==> flow/design.v <==
module RandomNumberGenerator(clk, rst, load, key_x, seed_r, seed_g, seed_b, Rout, Gout, Bout, Key_ready);
    input wire clk;
    input wire rst;
    input wire load;                  
    input wire [15:0] key_x;          
    input wire [15:0] seed_r;         
    input wire [15:0] seed_g;
    input wire [15:0] seed_b;
    output reg [7:0] Rout;
    output reg [7:0] Gout;
    output reg [7:0] Bout;
    output reg Key_ready;
    wire Rout_bit;
    wire Gout_bit;
    wire Bout_bit;
    reg[15:0] Rlfsr;
    reg[15:0] Glfsr;
    reg[15:0] Blfsr;
    reg [2:0] bit_count;
    wire Rfeedback_lfsr;
    wire Gfeedback_lfsr;
    wire Bfeedback_lfsr;
    wire Rout_lfsr;
    wire Gout_lfsr;
    wire Bout_lfsr;
    reg signed [15:0] x; 
    reg signed [31:0] x_square; 
    reg signed [31:0] x_mult;  
    reg signed [15:0] x_next;
    wire out_chaotic;
    assign Rfeedback_lfsr = Rlfsr[15] ^ Rlfsr[13] ^ Rlfsr[12] ^ Rlfsr[10]; 
    assign Gfeedback_lfsr = Glfsr[15] ^ Glfsr[13] ^ Glfsr[12] ^ Glfsr[10]; 
    assign Bfeedback_lfsr = Blfsr[15] ^ Blfsr[13] ^ Blfsr[12] ^ Blfsr[10]; 
    assign Rout_lfsr = Rlfsr[15];
    assign Gout_lfsr = Glfsr[15];
    assign Bout_lfsr = Blfsr[15];
    assign out_chaotic = x_next[15];
    assign Rout_bit = Rout_lfsr ^ out_chaotic;
    assign Gout_bit = Gout_lfsr ^ out_chaotic;
    assign Bout_bit = Bout_lfsr ^ out_chaotic;
    always @(posedge clk or posedge rst) begin
        if (rst) begin
            Rlfsr <= 16'b0000000000000001;
            Glfsr <= 16'b0000000000000010;
            Blfsr <= 16'b0000000000000011;
            x <= 16'sh7EF0;                          
            Rout <= 8'b0;
            Gout <= 8'b0;
            Bout <= 8'b0;
            Key_ready <= 0;
            bit_count <=0;
            x_square <= 0;
            x_next <= 0;
            x_mult <= 0;
        end
        else if (load) begin
            Rlfsr <= seed_r;
            Glfsr <= seed_g;
            Blfsr <= seed_b;
            x <= key_x;
            Rout <= 8'b0;
            Gout <= 8'b0;
            Bout <= 8'b0;
            Key_ready <= 0;
            bit_count <=0;
            x_square <= 0;
            x_next <= 0;
            x_mult <= 0;
        end
        else begin
            Rlfsr <= {Rlfsr[14:0], Rfeedback_lfsr};
            Glfsr <= {Glfsr[14:0], Gfeedback_lfsr};
            Blfsr <= {Blfsr[14:0], Bfeedback_lfsr};
            Rout <= {Rout[6:0], Rout_bit};
            Gout <= {Gout[6:0], Gout_bit};
            Bout <= {Bout[6:0], Bout_bit};
            if (bit_count == 3'd7) begin
                Key_ready <= 1;   
                bit_count <= 0;
            end 
            else begin
                Key_ready <= 0;
                bit_count <= bit_count + 1;
            end
            x_square <= x * x;                        
            x_mult <= x_square <<< 1;                 
            x_next <= 16'sh7FFF - x_mult[30:15];      
            x <= x_next;
        end
    end
endmodule
-- Reports on RandomNumberGenerator
Module RandomNumberGenerator before and after one edit of its RTL, step after step.
"unedited" refers to lines of the RTL above, "edited" to lines of the edited file.
"difference" is "edited" less "unedited", of the values as shown; "relative change" is that difference over "unedited", in percent.
Operators carry their Yosys type and port widths (W data, S select, Z words).
Cell names lack the library's common part.
Not given: --
- top: RandomNumberGenerator
- clock input: clk
- library: sky130hd
- timing corner: tt_025C_1v80

-- Edit of the RTL
The edit as a unified diff against the file above.
A script made this edit. It changes what the design does and was not meant as an optimisation.
begin of diff
@@ -1,7 +1,7 @@
-module RandomNumberGenerator(clk, rst, load, key_x, seed_r, seed_g, seed_b, Rout, Gout, Bout, Key_ready);
+module RandomNumberGenerator(clk, rst, load, key_x_i, seed_r, seed_g, seed_b, Rout, Gout, Bout, Key_ready);
     input wire clk;
     input wire rst;
     input wire load;                  
-    input wire [15:0] key_x;          
+    input wire [15:0] key_x_i;          
     input wire [15:0] seed_r;         
     input wire [15:0] seed_g;
@@ -11,4 +11,6 @@
     output reg [7:0] Bout;
     output reg Key_ready;
+    reg [15:0] key_x;
+    always @(posedge clk) key_x <= key_x_i;
     wire Rout_bit;
     wire Gout_bit;
end of diff

-- Word level
Source: Yosys, flattened and elaborated, memories not mapped. Widths are those after wreduce; folded enables and synchronous resets count as part of the registers. Registers that Yosys merges into a memory's read port (data or address) are not register bits. Print and check cells do not count. Equal cells are merged and count once.
- cells by class (element ; unedited ; edited ; difference ; relative change (%)):
    add/subtract/negate cells ; 2 ; 2 ; 0 ; 0.00
    multipliers ; 1 ; 1 ; 0 ; 0.00
    equal/unequal tests ; 1 ; 1 ; 0 ; 0.00
    muxes and demuxes ; 14 ; 14 ; 0 ; 0.00
    bitwise operators ; 12 ; 12 ; 0 ; 0.00
- operators by type and width (kind ; unedited ; edited ; difference ; relative change (%)):
    $xor A1 B1 Y1 ; 12 ; 12 ; 0 ; 0.00
    $mux W16 ; 5 ; 5 ; 0 ; 0.00
    $mux W8 ; 3 ; 3 ; 0 ; 0.00
    $mux W1 ; 2 ; 2 ; 0 ; 0.00
    $mux W3 ; 2 ; 2 ; 0 ; 0.00
    $add A3 B1 Y3 const B ; 1 ; 1 ; 0 ; 0.00
    $eq A3 B3 Y1 const B ; 1 ; 1 ; 0 ; 0.00
    $mul A16 B16 Y30 ; 1 ; 1 ; 0 ; 0.00
    $mux W30 ; 1 ; 1 ; 0 ; 0.00
    $mux W31 ; 1 ; 1 ; 0 ; 0.00
    $sub A15 B16 Y16 const A ; 1 ; 1 ; 0 ; 0.00
- bit counts (element ; unedited ; edited ; difference ; relative change (%)):
    flip-flop bits (word level) ; 169 ; 185 ; +16 ; +9.47
    output and inout port bits ; 25 ; 25 ; 0 ; 0.00
    word-level cells ; 42 ; 43 ; +1 ; +2.38

-- Longest topological paths
Yosys ltp: most cells in a row. Word level: on the elaborated netlist, between registers, memories and ports. Mapped: between sequential cells and ports; inverters and the memories' decode and read muxes count.
- depth (element ; unedited ; edited ; difference ; relative change (%)):
    depth in word-level cells ; 4 ; 4 ; 0 ; 0.00
    ABC_AREA ; 0 ; 0 ; -- ; --
    mapped depth ; 24 ; 24 ; 0 ; 0.00
    mapped depth without buffers ; 22 ; 22 ; 0 ; 0.00

-- Netlist
The flow's flattened synthesis, as Yosys stat reports it; memories are mapped. The netlist is that of the ABC_AREA named above (0 if unset); the other value can give another one.
- synthesis totals (element ; unedited ; edited ; difference ; relative change (%)):
    mapped cells ; 1217 ; 1258 ; +41 ; +3.37
    chip area (Yosys) (um2) ; 13075.0 ; 13578.0 ; +503.0 ; +3.85
    mapped flip-flops ; 140 ; 156 ; +16 ; +11.43
- cell types (cell ; unedited ; edited ; difference ; relative change (%)):
    dfxtp_1 ; 0 ; 16 ; +16 ; --
    a21oi_1 ; 14 ; 22 ; +8 ; +57.14
    nor3_1 ; 12 ; 6 ; -6 ; -50.00
    a211oi_1 ; 0 ; 6 ; +6 ; --
    o21ai_0 ; 12 ; 7 ; -5 ; -41.67
    xor2_1 ; 6 ; 11 ; +5 ; +83.33
    a31oi_1 ; 0 ; 5 ; +5 ; --
    o21ai_1 ; 0 ; 4 ; +4 ; --
    inv_1 ; 313 ; 310 ; -3 ; -0.96
    nand2_1 ; 79 ; 82 ; +3 ; +3.80
    clkbuf_1 ; 30 ; 27 ; -3 ; -10.00
    a21o_1 ; 7 ; 10 ; +3 ; +42.86
    buf_1 ; 7 ; 10 ; +3 ; +42.86
    nand3_1 ; 3 ; 6 ; +3 ; +100.00
    nor2_1 ; 66 ; 68 ; +2 ; +3.03
    and2_1 ; 36 ; 34 ; -2 ; -5.56
    nand4_1 ; 4 ; 6 ; +2 ; +50.00
    o21bai_1 ; 3 ; 1 ; -2 ; -66.67
The list need not be complete.

-- Worst setup path after synthesis
Source: OpenSTA report_checks on the synthesized netlist (no wires, ideal clock, input and output delay 20% of the period each), path of least setup slack; recovery checks are left aside. Register names are those of the netlist, which keeps one name where synthesis merged equal registers.
- path after synthesis (element ; unedited ; edited ; difference ; relative change (%)):
    path type ; reg-to-reg ; reg-to-reg ; -- ; --
    from ; register x[15] ; register x[5] ; -- ; --
    to ; register x_square[28] ; register x_square[27] ; -- ; --
    period (ns) ; 10.0 ; 10.0 ; 0.0 ; 0.00
    time at the first pin (ns) ; 0.000 ; 0.000 ; 0.000 ; --
    arrival (ns) ; 5.956 ; 5.757 ; -0.199 ; -3.34
    setup slack (ns) ; 3.917 ; 4.118 ; +0.201 ; --
    delay of the path (ns) ; 6.084 ; 5.882 ; -0.202 ; -3.32
    stages on the path ; 19 ; 18 ; -1 ; -5.26
    path buffers ; 1 ; 2 ; +1 ; +100.00
    synthesis period reached (ns) ; 6.083 ; 5.882 ; -0.201 ; -3.30
"delay of the path" = arrival - input delay + setup time.
"stages on the path": output pins that drive a net of the path, with the launching flip-flop's if there is one; two outputs of one cell count as two.
"synthesis period reached" is the clock period less the worst setup slack; recovery checks do not enter. This is arithmetic on one report: input and output delays are still those of the set period (20% each).
The rows between start and end are the longest chain of elaborated cells between them; the timing report does not say that the signal goes this way. Where chains are equally long, one stands for them.
A line is the first line of the expression or statement that the cell stems from. Yosys adds cells for indexed reads and writes and turns some case tables into memories.
A register here has more assigning lines than the two given.
On the way, after synthesis, unedited:
- cells stage by stage: dfrtp_1 -> inv_1 -> buf_1 -> nor2_1 -> fa_1 -> inv_1 -> fa_1 -> inv_1 -> fa_1 -> fa_1 -> fa_1 -> fa_1 -> ha_1 -> and3_1 -> a22o_1 -> a21oi_2 -> a211oi_4 -> o41ai_2 -> mux2_1
- cells in the longest elaborated chain: 2
- ends and longest elaborated chain, after synthesis, unedited (element ; RTL line ; RTL):
    start: declaration ; 26 ; reg signed [15:0] x;
    start: assignment ; 60 ; x <= key_x;
    start: assignment ; 88 ; x <= x_next;
    $mul A16 B16 Y30 ; 85 ; x_square <= x * x;
    $mux W30 ; 56 ; else if (load) begin
    end: assignment ; 52 ; x_square <= 0;
    end: assignment ; 85 ;
On the way, after synthesis, edited:
- cells stage by stage: dfstp_2 -> clkbuf_1 -> clkbuf_1 -> nand2_1 -> fa_1 -> fa_1 -> inv_1 -> fa_1 -> fa_1 -> fa_1 -> fa_1 -> ha_1 -> a21oi_1 -> o21ai_0 -> a31oi_1 -> a21oi_4 -> a221oi_2 -> mux2_2
- cells in the longest elaborated chain: 2
- ends and longest elaborated chain, after synthesis, edited (element ; RTL line ; RTL):
    start: declaration ; 28 ; reg signed [15:0] x;
    start: assignment ; 62 ; x <= key_x;
    start: assignment ; 90 ; x <= x_next;
    $mul A16 B16 Y30 ; 87 ; x_square <= x * x;
    $mux W30 ; 58 ; else if (load) begin
    end: assignment ; 54 ; x_square <= 0;
    end: assignment ; 87 ;

-- Path in the finished layout
From the final timing report of the runs of set A: the path of least setup slack in the routed layout; clock arrival at registers is part of the times.
- path after layout (element ; unedited ; edited ; difference ; relative change (%)):
    path type ; reg-to-reg ; reg-to-reg ; -- ; --
    from ; register x[15] ; register x[15] ; -- ; --
    to ; register x_square[28] ; register x_square[27] ; -- ; --
    period (ns) ; 10.0 ; 10.0 ; 0.0 ; 0.00
    time at the first pin (ns) ; 0.42 ; 0.42 ; 0.00 ; 0.00
    arrival (ns) ; 7.10 ; 7.15 ; +0.05 ; +0.70
    setup slack (ns) ; 3.19 ; 3.16 ; -0.03 ; --
    stages on the path ; 18 ; 18 ; 0 ; 0.00
    path buffers ; 0 ; 0 ; 0 ; --
The rows between start and end are the longest chain of elaborated cells between them; the timing report does not say that the signal goes this way. Where chains are equally long, one stands for them.
A register here has more assigning lines than the two given.
On the way, after layout, unedited:
- cells stage by stage: dfrtp_1 -> inv_1 -> nor2_1 -> fa_1 -> inv_1 -> fa_1 -> inv_1 -> fa_1 -> fa_1 -> fa_1 -> fa_1 -> ha_1 -> and3_1 -> a22o_1 -> a21oi_2 -> a211oi_4 -> o41ai_2 -> mux2_1
- cells in the longest elaborated chain: 2
- ends and longest elaborated chain, after layout, unedited (element ; RTL line ; RTL):
    start: declaration ; 26 ; reg signed [15:0] x;
    start: assignment ; 60 ; x <= key_x;
    start: assignment ; 88 ; x <= x_next;
    $mul A16 B16 Y30 ; 85 ; x_square <= x * x;
    $mux W30 ; 56 ; else if (load) begin
    end: assignment ; 52 ; x_square <= 0;
    end: assignment ; 85 ;
On the way, after layout, edited:
- cells stage by stage: dfrtp_1 -> inv_1 -> nor2_1 -> fa_1 -> inv_1 -> fa_1 -> inv_1 -> fa_1 -> fa_1 -> fa_1 -> fa_1 -> ha_1 -> a21oi_1 -> o21ai_0 -> a31oi_1 -> a21oi_4 -> a221oi_2 -> mux2_2
- cells in the longest elaborated chain: 2
- ends and longest elaborated chain, after layout, edited (element ; RTL line ; RTL):
    start: declaration ; 28 ; reg signed [15:0] x;
    start: assignment ; 62 ; x <= key_x;
    start: assignment ; 90 ; x <= x_next;
    $mul A16 B16 Y30 ; 87 ; x_square <= x * x;
    $mux W30 ; 58 ; else if (load) begin
    end: assignment ; 54 ; x_square <= 0;
    end: assignment ; 87 ;

-- Layout results
Both versions went through the flow (Yosys, OpenROAD) with the same settings in each pair. Constraints: input delay and output delay 20% of the set period each, output load 0.01 pF.
Settings, set A:
- CORE_UTILIZATION at 40
- period_ns: 10.0
- CAP_MARGIN: 20
- noted CORE_MARGIN: 2
- noted SLEW_MARGIN: 20
- final reports, set A (element ; unedited ; edited ; difference ; relative change (%)):
    netlist area reported by Yosys (um2) ; 13075.0 ; 13578.0 ; +503.0 ; +3.85
    overall die area (um2) ; 34149.2 ; 35434.3 ; +1285.1 ; +3.76
    std-cell area (final layout) (um2) ; 14999.4 ; 15491.1 ; +491.7 ; +3.28
    utilization ; 0.463 ; 0.463 ; 0.000 ; --
    setup slack of the critical path (ns) ; 3.192 ; 3.158 ; -0.034 ; --
    summed negative setup slack (ns) ; 0.000 ; 0.000 ; 0.000 ; --
    final worst hold slack (ns) ; 0.386 ; 0.383 ; -0.003 ; --
    period achieved (ns) ; 6.808 ; 6.842 ; +0.034 ; +0.50
"period achieved" is the run's clock period less its worst setup slack. It is reckoned from that one timing run; input and output delays stay at 20% of the period that was set.
